==> flow/design.v <==
module top #(parameter WIDTH = 32)
(
	input				   clk,
	input				   rst,
	input 				   div_ready,
	input 				   div_datavalid_i,
	input 	   [WIDTH-1:0] div_dividend_i,
	input 	   [WIDTH-1:0] div_divisor_i,
	output reg 		 	   div_doing_o,
	output reg 		 	   div_qrvalid_o,
	output reg [WIDTH-1:0] div_quotient_o,
	output reg [WIDTH-1:0] div_remainder_o
);
reg [2*WIDTH  :0] div_remainder_r 	[WIDTH-1:0];
reg [2*WIDTH-1:0] div_divisor_r   	[WIDTH-1:0];
reg [  WIDTH-1:0] div_quotient_r  	[WIDTH-1:0];
reg               div_data_valid_r 	[WIDTH-1:0];
reg 		 	  div_qrvalid_r;
reg [WIDTH-1:0]   div_quotiento_r;
reg [WIDTH-1:0]   div_remaindero_r;
always @(posedge clk) begin
    if (rst) begin
    	div_doing_o <= 1'b0;
    end
    else if (div_qrvalid_o) begin
      	div_doing_o <= 1'b0;
    end
    else if(div_datavalid_i) begin
      	div_doing_o <= 1'b1;
    end
end
always @(posedge clk ) begin
	if (rst) begin
    	div_quotient_o 	<= 1'b0;
		div_remainder_o	<= 0;
		div_qrvalid_o	<=0;
    end
	else if (div_ready)begin
		div_quotient_o 	<= 1'b0;
		div_remainder_o	<= 0;
		div_qrvalid_o	<=0;
	end
	else if(div_qrvalid_r)begin
		div_quotient_o 	<= div_quotiento_r;
		div_remainder_o	<= div_remaindero_r;
		div_qrvalid_o	<= div_qrvalid_r;
	end
end
genvar div_m_var;
always @ (posedge clk ) begin
	if (rst) begin
		div_remainder_r	[0] <= {2*WIDTH+1{1'b0}};
		div_divisor_r  	[0] <= {2*WIDTH  {1'b0}};
		div_quotient_r 	[0] <= {  WIDTH  {1'b0}};
		div_data_valid_r[0] <=            1'b0  ;
	end else if (div_datavalid_i) begin
		if (|div_divisor_i) begin 
			div_remainder_r	[0] 	<= (div_dividend_i<<1) - (div_divisor_i<<WIDTH);
			div_divisor_r  	[0] 	<= div_divisor_i<<WIDTH;
			div_quotient_r 	[0] 	<= {  WIDTH  {1'b0}};
			div_data_valid_r[0] 	<=            1'b1  ;
		end else begin
			div_remainder_r	[0] 	<= {2*WIDTH+1{1'b0}};
			div_divisor_r  	[0] 	<= {2*WIDTH  {1'b0}};
			div_quotient_r 	[0] 	<= {  WIDTH  {1'b0}};
			div_data_valid_r[0] 	<=            1'b0  ;
		end
	end else begin
		div_remainder_r	[0]		<= {2*WIDTH+1{1'b0}};
		div_divisor_r  	[0]		<= {2*WIDTH  {1'b0}};
		div_quotient_r 	[0]		<= {  WIDTH  {1'b0}};
		div_data_valid_r[0]		<=            1'b0  ;
	end
end
generate
for (div_m_var=1;div_m_var<WIDTH;div_m_var=div_m_var+1) begin: calculate_cycle
	always @ (posedge clk ) begin
		if (rst) begin
			div_remainder_r[div_m_var] 	<= {2*WIDTH+1{1'b0}};
			div_divisor_r  [div_m_var] 	<= {2*WIDTH  {1'b0}};
			div_quotient_r [div_m_var] 	<= {  WIDTH  {1'b0}};
			div_data_valid_r[div_m_var] <=            1'b0  ;
		end else if (div_data_valid_r[div_m_var-1]) begin
			if (div_remainder_r[div_m_var-1][2*WIDTH]) begin 
				div_remainder_r[div_m_var] <= ((div_remainder_r[div_m_var-1]+div_divisor_r[div_m_var-1])<<1) - div_divisor_r[div_m_var-1];
				div_divisor_r  [div_m_var] <= div_divisor_r  [div_m_var-1];
				div_quotient_r [div_m_var] <= div_quotient_r [div_m_var-1]<<1 ;
				div_data_valid_r[div_m_var] <= div_data_valid_r[div_m_var-1];
			end else begin 
				div_remainder_r[div_m_var] <= (div_remainder_r[div_m_var-1]<<1) - div_divisor_r[div_m_var-1];
				div_divisor_r  [div_m_var] <= div_divisor_r  [div_m_var-1];
				div_quotient_r [div_m_var] <= (div_quotient_r [div_m_var-1]<<1) + 1'b1;
				div_data_valid_r[div_m_var] <= div_data_valid_r[div_m_var-1];
			end
		end else begin
			div_remainder_r[div_m_var] <= div_remainder_r[div_m_var-1];
			div_divisor_r  [div_m_var] <= div_divisor_r  [div_m_var-1];
			div_quotient_r [div_m_var] <= div_quotient_r [div_m_var-1];
			div_data_valid_r[div_m_var] <= div_data_valid_r[div_m_var-1];
		end
	end
end
endgenerate
always @ (posedge clk ) begin
	if (rst) begin
		div_remaindero_r <= {WIDTH{1'b0}};
		div_remaindero_r  <= {WIDTH{1'b0}};
		div_qrvalid_r  <=        1'b0  ;
	end else if (div_data_valid_r[WIDTH-1]) begin
		if (div_remainder_r[WIDTH-1][2*WIDTH]) begin
			div_remaindero_r <= (div_remainder_r[WIDTH-1]+div_divisor_r[WIDTH-1])>>WIDTH;
			div_quotiento_r  <= div_quotient_r [WIDTH-1]<<1;
			div_qrvalid_r  <= div_data_valid_r[WIDTH-1];
		end else begin
			div_remaindero_r <= div_remainder_r[WIDTH-1]>>WIDTH;
			div_quotiento_r  <= (div_quotient_r [WIDTH-1]<<1) + 1'b1;
			div_qrvalid_r  <= div_data_valid_r[WIDTH-1];
		end
	end else begin
			div_qrvalid_r  <= div_data_valid_r[WIDTH-1];
	end
end
endmodule
--- tool output ---
Reports on top
Tool output for the design above before and after an edit, in the order of the flow.
"before" refers to lines of the RTL above, "after" to lines of the edited file.
"difference": "after" minus "before" as printed here. "relative change": 100 x difference / "before".
A cell with -- has no value.

inputs
  top = top
  clock port = clk
  standard-cell library = sky130hd
  library corner = tt_025C_1v80

Diff
The edit as a unified diff against the file above.
This change comes from a script, not from a designer. The edited design behaves differently; no optimisation was intended.

begin of diff
@@ -83,5 +83,5 @@
 		end else if (div_data_valid_r[div_m_var-1]) begin
 			if (div_remainder_r[div_m_var-1][2*WIDTH]) begin 
-				div_remainder_r[div_m_var] <= ((div_remainder_r[div_m_var-1]+div_divisor_r[div_m_var-1])<<1) - div_divisor_r[div_m_var-1];
+				div_remainder_r[div_m_var] <= ((div_remainder_r[div_m_var-1]-div_divisor_r[div_m_var-1])<<1) - div_divisor_r[div_m_var-1];
 				div_divisor_r  [div_m_var] <= div_divisor_r  [div_m_var-1];
 				div_quotient_r [div_m_var] <= div_quotient_r [div_m_var-1]<<1 ;
end of diff

After elaboration
Yosys after proc, flatten, opt, wreduce and memory -nomap, before mapping. Print and check cells are not counted. Equal cells are merged and count once.

bit counts
  element        before  after  difference  relative change (%)
  register bits  4198    4198   0           0.00

cells by class
  element                     before  after  difference  relative change (%)
  reduce/logical cells        7       7      0           0.00
  add/subtract/negate cells   126     126    0           0.00
  muxes and demuxes           126     126    0           0.00
  bitwise gates (word level)  4       4      0           0.00

operators by type and width
  operator                                                  before  after  difference  relative change (%)
  64-bit adder                                              32      1      -31         -96.88
  64-bit subtractor                                         0       31     +31         --
  65-bit two-way mux                                        62      62     0           0.00
  65-bit by 64-bit subtractor with 65-bit output            62      62     0           0.00
  31-bit two-way mux                                        58      58     0           0.00
  31-bit by 1-bit adder with 31-bit output with constant B  29      29     0           0.00
  1-bit inverter                                            4       4      0           0.00
  2-bit OR reduction                                        4       4      0           0.00
  1-bit two-way mux                                         2       2      0           0.00
  3-bit two-way mux                                         2       2      0           0.00
  32-bit two-way mux                                        2       2      0           0.00
  2-bit by 1-bit adder with 3-bit output with constant B    1       1      0           0.00
  32-bit by 1-bit adder with 32-bit output with constant B  1       1      0           0.00
  2-bit AND reduction                                       1       1      0           0.00
  3-bit OR reduction                                        1       1      0           0.00
  32-bit OR reduction                                       1       1      0           0.00
  33-bit by 64-bit subtractor with 65-bit output            1       1      0           0.00

Depth
Depth = most cells in a row (Yosys ltp): at word level without a register or memory, in the mapped netlist without a sequential cell, where the memories' decode and read muxes count.

depth
  element                        before  after  difference  relative change (%)
  depth in word-level cells      4       4      0           0.00
  ABC_AREA                       0       0      --          --
  gate-level depth with buffers  29      27     -2          -6.90
  mapped depth without buffers   28      26     -2          -7.14

Mapped cells and area
Yosys stat after the flow's synthesis: flattened, memories mapped to cells. It holds for the ABC_AREA given above (unset counts as 0); a run with the other value may have another netlist.

mapped netlist
  element                         before     after      difference  relative change (%)
  standard cells after synthesis  24528      24884      +356        +1.45
  flip-flops                      3235       3235       0           0.00
  area of sequential cells (mm²)  0.0650824  0.0650824  0.0000000   0.00
  synthesis area (mm²)            0.2084724  0.2099176  +0.0014452  +0.69

cells by type
  cell                       before  after  difference  relative change (%)
  sky130_fd_sc_hd__o21ai_0   808     997    +189        +23.39
  sky130_fd_sc_hd__a21o_1    1041    911    -130        -12.49
  sky130_fd_sc_hd__mux2_2    773     685    -88         -11.38
  sky130_fd_sc_hd__o21a_1    225     313    +88         +39.11
  sky130_fd_sc_hd__nor2b_1   325     409    +84         +25.85
  sky130_fd_sc_hd__nand2_1   1012    1069   +57         +5.63
  sky130_fd_sc_hd__clkbuf_1  708     763    +55         +7.77
  sky130_fd_sc_hd__nor2_1    3878    3932   +54         +1.39
  sky130_fd_sc_hd__buf_1     140     90     -50         -35.71
  sky130_fd_sc_hd__a211oi_1  259     307    +48         +18.53
  sky130_fd_sc_hd__a21oi_1   1694    1739   +45         +2.66
  sky130_fd_sc_hd__xnor2_1   1128    1163   +35         +3.10
  sky130_fd_sc_hd__nand3_1   349     315    -34         -9.74
  sky130_fd_sc_hd__o31ai_1   111     141    +30         +27.03
  sky130_fd_sc_hd__xor2_1    511     483    -28         -5.48
  sky130_fd_sc_hd__nor3_1    284     310    +26         +9.15
  sky130_fd_sc_hd__nand2b_1  276     252    -24         -8.70
  sky130_fd_sc_hd__o21ai_1   37      13     -24         -64.86

Not every row of either side is listed.

Worst setup path after synthesis
Source: OpenSTA report_checks on the synthesized netlist (no wires, ideal clock, input and output delay 20% of the period each), path of least setup slack; recovery checks are left aside. Register names are those of the netlist, which keeps one name where synthesis merged equal registers.

path after synthesis
  element                              before                      after                        difference  relative change (%)
  path kind                            reg-to-reg                  reg-to-reg                   --          --
  start                                reg div_remainder_r[1][32]  reg div_remainder_r[20][32]  --          --
  end                                  reg div_remainder_r[2][64]  reg div_remainder_r[21][64]  --          --
  data arrival time (ps)               5403                        5282                         -121        -2.24
  driving pins on the path             26                          27                           +1          +3.85
  setup slack (ps)                     1978                        2144                         +166        --
  path delay (ps)                      5523                        5356                         -167        -3.02
  period (ps)                          7500                        7500                         0           0.00
  period reached after synthesis (ps)  5522                        5356                         -166        -3.01

"path delay" is the arrival time less input delay plus setup time.
"driving pins on the path": output pins that drive a net of the path, with the launching flip-flop's if there is one; two outputs of one cell count as two.
"period reached after synthesis" = period - worst setup slack (recovery checks aside). The figure is calculated, with input and output delays left at 20% of the set period.
Between the ends stands the longest chain of elaborated cells between them, by number of cells; it is not shown to be the way that was timed. Of several equally long chains one is given.
A line is the first line of the expression or statement that the cell stems from. Yosys adds cells for indexed reads and writes and turns some case tables into memories.
A register here has more assigning lines than the two given.

on the way, after synthesis, before
  path through = sky130_fd_sc_hd__dfxtp_1 sky130_fd_sc_hd__ha_1 sky130_fd_sc_hd__inv_1 sky130_fd_sc_hd__fa_1 sky130_fd_sc_hd__nor2b_1 sky130_fd_sc_hd__o21a_1 sky130_fd_sc_hd__o21ai_0 sky130_fd_sc_hd__a31oi_1 sky130_fd_sc_hd__a31oi_1 sky130_fd_sc_hd__o31a_1 sky130_fd_sc_hd__a2bb2oi_1 sky130_fd_sc_hd__a21oi_1 sky130_fd_sc_hd__a31oi_1 sky130_fd_sc_hd__o21ai_0 sky130_fd_sc_hd__xnor2_1 sky130_fd_sc_hd__mux2_2 sky130_fd_sc_hd__ha_1 sky130_fd_sc_hd__and4_1 sky130_fd_sc_hd__and2_1 sky130_fd_sc_hd__o21ai_0 sky130_fd_sc_hd__o21ai_1 sky130_fd_sc_hd__or4b_1 sky130_fd_sc_hd__a31oi_1 sky130_fd_sc_hd__xnor2_1 sky130_fd_sc_hd__and3_1 sky130_fd_sc_hd__o31a_1
  cells in the longest elaborated chain = 4

RTL lines, path after synthesis, before
  element                                         RTL line  RTL
  from (decl)                                     14        reg [2*WIDTH :0] div_remainder_r [WIDTH-1:0];
  from (assign)                                   85        div_remainder_r[div_m_var] <= ((div_remainder_r[div_m_var-1]+div_divisor_r[div_m_var-1])<<1) - div_divisor_r[d ...
  from (assign)                                   90        div_remainder_r[div_m_var] <= (div_remainder_r[div_m_var-1]<<1) - div_divisor_r[div_m_var-1];
  64-bit adder                                    85
  65-bit by 64-bit subtractor with 65-bit output  85
  65-bit two-way mux                              84        if (div_remainder_r[div_m_var-1][2*WIDTH]) begin
  65-bit two-way mux                              83        end else if (div_data_valid_r[div_m_var-1]) begin
  to (assign)                                     85
  to (assign)                                     90
  to (decl)                                       14

on the way, after synthesis, after
  path through = sky130_fd_sc_hd__dfxtp_1 sky130_fd_sc_hd__inv_1 sky130_fd_sc_hd__ha_1 sky130_fd_sc_hd__fa_1 sky130_fd_sc_hd__nor2b_1 sky130_fd_sc_hd__o21ai_1 sky130_fd_sc_hd__a21boi_1 sky130_fd_sc_hd__o2111a_1 sky130_fd_sc_hd__a311o_1 sky130_fd_sc_hd__a21oi_1 sky130_fd_sc_hd__o21ai_0 sky130_fd_sc_hd__a21o_1 sky130_fd_sc_hd__a21oi_1 sky130_fd_sc_hd__xnor2_1 sky130_fd_sc_hd__mux2_2 sky130_fd_sc_hd__ha_1 sky130_fd_sc_hd__nand2_1 sky130_fd_sc_hd__or3_1 sky130_fd_sc_hd__or2_2 sky130_fd_sc_hd__a2111oi_2 sky130_fd_sc_hd__o211ai_1 sky130_fd_sc_hd__a31oi_1 sky130_fd_sc_hd__o21a_1 sky130_fd_sc_hd__nor2_1 sky130_fd_sc_hd__or2_2 sky130_fd_sc_hd__a211o_1 sky130_fd_sc_hd__a31oi_1
  cells in the longest elaborated chain = 4

RTL lines, path after synthesis, after
  element                                         RTL line  RTL
  from (decl)                                     14        reg [2*WIDTH :0] div_remainder_r [WIDTH-1:0];
  from (assign)                                   85        div_remainder_r[div_m_var] <= ((div_remainder_r[div_m_var-1]-div_divisor_r[div_m_var-1])<<1) - div_divisor_r[d ...
  from (assign)                                   90        div_remainder_r[div_m_var] <= (div_remainder_r[div_m_var-1]<<1) - div_divisor_r[div_m_var-1];
  64-bit subtractor                               85
  65-bit by 64-bit subtractor with 65-bit output  85
  65-bit two-way mux                              84        if (div_remainder_r[div_m_var-1][2*WIDTH]) begin
  65-bit two-way mux                              83        end else if (div_data_valid_r[div_m_var-1]) begin
  to (assign)                                     85
  to (assign)                                     90
  to (decl)                                       14

Timing after layout
Path of least setup slack in the final report of each run of pair 1 (OpenROAD, finished layout, wires in). Where an end is a register, its clock arrival counts in the times.
The report prints the path's times to 10 ps; the period is as set.

path post-layout
  element                   before                      after                        difference  relative change (%)
  path kind                 reg-to-reg                  reg-to-reg                   --          --
  start                     reg div_remainder_r[3][32]  reg div_divisor_r[19][36]    --          --
  end                       reg div_remainder_r[4][57]  reg div_remainder_r[20][64]  --          --
  period (ps)               6580                        6580                         0           0.00
  driving pins on the path  25                          25                           0           0.00
  setup slack (ps)          420                         390                          -30         --
  data arrival time (ps)    7050                        7060                         +10         +0.14

Between the ends stands the longest chain of elaborated cells between them, by number of cells; it is not shown to be the way that was timed. Of several equally long chains one is given.
A register here has more assigning lines than the two given.

on the way, post-layout, before
  path through = sky130_fd_sc_hd__dfxtp_1 sky130_fd_sc_hd__ha_1 sky130_fd_sc_hd__inv_1 sky130_fd_sc_hd__fa_1 sky130_fd_sc_hd__nor2b_1 sky130_fd_sc_hd__o21a_1 sky130_fd_sc_hd__or2_2 sky130_fd_sc_hd__a21oi_1 sky130_fd_sc_hd__o21ai_0 sky130_fd_sc_hd__a21o_1 sky130_fd_sc_hd__o32a_1 sky130_fd_sc_hd__a21o_1 sky130_fd_sc_hd__a21o_1 sky130_fd_sc_hd__a21o_1 sky130_fd_sc_hd__a211oi_1 sky130_fd_sc_hd__o31ai_1 sky130_fd_sc_hd__ha_1 sky130_fd_sc_hd__a21oi_1 sky130_fd_sc_hd__o2111ai_1 sky130_fd_sc_hd__a2111oi_0 sky130_fd_sc_hd__nor2_1 sky130_fd_sc_hd__a21oi_1 sky130_fd_sc_hd__o21ai_0 sky130_fd_sc_hd__mux2i_1 sky130_fd_sc_hd__a311o_1
  cells in the longest elaborated chain = 4

RTL lines, path post-layout, before
  element                                         RTL line  RTL
  from (decl)                                     14        reg [2*WIDTH :0] div_remainder_r [WIDTH-1:0];
  from (assign)                                   85        div_remainder_r[div_m_var] <= ((div_remainder_r[div_m_var-1]+div_divisor_r[div_m_var-1])<<1) - div_divisor_r[d ...
  from (assign)                                   90        div_remainder_r[div_m_var] <= (div_remainder_r[div_m_var-1]<<1) - div_divisor_r[div_m_var-1];
  64-bit adder                                    85
  65-bit by 64-bit subtractor with 65-bit output  85
  65-bit two-way mux                              84        if (div_remainder_r[div_m_var-1][2*WIDTH]) begin
  65-bit two-way mux                              83        end else if (div_data_valid_r[div_m_var-1]) begin
  to (assign)                                     85
  to (assign)                                     90
  to (decl)                                       14

on the way, post-layout, after
  path through = sky130_fd_sc_hd__dfxtp_1 sky130_fd_sc_hd__inv_1 sky130_fd_sc_hd__ha_1 sky130_fd_sc_hd__a21o_1 sky130_fd_sc_hd__or3_1 sky130_fd_sc_hd__o21ai_0 sky130_fd_sc_hd__o21ai_0 sky130_fd_sc_hd__a221o_1 sky130_fd_sc_hd__a31oi_1 sky130_fd_sc_hd__nor2_1 sky130_fd_sc_hd__o21bai_1 sky130_fd_sc_hd__nand2_1 sky130_fd_sc_hd__xor2_1 sky130_fd_sc_hd__mux2_2 sky130_fd_sc_hd__ha_1 sky130_fd_sc_hd__a21o_1 sky130_fd_sc_hd__a21o_1 sky130_fd_sc_hd__a21o_1 sky130_fd_sc_hd__a2111oi_0 sky130_fd_sc_hd__o211a_1 sky130_fd_sc_hd__o31ai_1 sky130_fd_sc_hd__a21oi_1 sky130_fd_sc_hd__xnor2_1 sky130_fd_sc_hd__o31a_1 sky130_fd_sc_hd__a31oi_1
  cells in the longest elaborated chain = 4

RTL lines, path post-layout, after
  element                                         RTL line  RTL
  from (decl)                                     15        reg [2*WIDTH-1:0] div_divisor_r [WIDTH-1:0];
  from (assign)                                   86        div_divisor_r [div_m_var] <= div_divisor_r [div_m_var-1];
  from (assign)                                   91        div_divisor_r [div_m_var] <= div_divisor_r [div_m_var-1];
  64-bit subtractor                               85        div_remainder_r[div_m_var] <= ((div_remainder_r[div_m_var-1]-div_divisor_r[div_m_var-1])<<1) - div_divisor_r[d ...
  65-bit by 64-bit subtractor with 65-bit output  85
  65-bit two-way mux                              84        if (div_remainder_r[div_m_var-1][2*WIDTH]) begin
  65-bit two-way mux                              83        end else if (div_data_valid_r[div_m_var-1]) begin
  to (assign)                                     85
  to (assign)                                     90        div_remainder_r[div_m_var] <= (div_remainder_r[div_m_var-1]<<1) - div_divisor_r[div_m_var-1];
  to (decl)                                       14        reg [2*WIDTH :0] div_remainder_r [WIDTH-1:0];

Layout results
Runs of the flow (Yosys, OpenROAD) on both versions; the two runs of a pair have the same settings. The constraints put input and output delay at 20% of the set period each and load the outputs with 0.01 pF.

flow settings, pair 1
  CORE_UTILIZATION = 40
  period_ns = 6.58
  CAP_MARGIN = 20
  CORE_MARGIN = 2
  SLEW_MARGIN = 20

measured results, pair 1
  element                                 before     after      difference  relative change (%)
  total power after layout (mW)           45.665     51.447     +5.782      +12.66
  standard-cell area after routing (mm²)  0.229508   0.231      +0.001492   +0.65
  cell area after synthesis (mm²)         0.2084724  0.2099176  +0.0014452  +0.69
  utilization (%)                         44.1       44.1       0.0         --
  worst hold slack after layout (ps)      401        401        0           --
  reached clock period (ps)               6159       6193       +34         +0.55
  setup TNS (ps)                          0          0          0           --
  setup slack of the critical path (ps)   421        387        -34         --
  die footprint (mm²)                     0.526974   0.530603   +0.003629   +0.69

"reached clock period" = clock period - worst setup slack. The figure is calculated, with input and output delays left at 20% of the set period.
By "total power after layout" is meant OpenSTA's value without simulated activity: inputs other than the clock are taken to toggle once in ten clock periods, and the tool carries that through the logic.
--- end ---
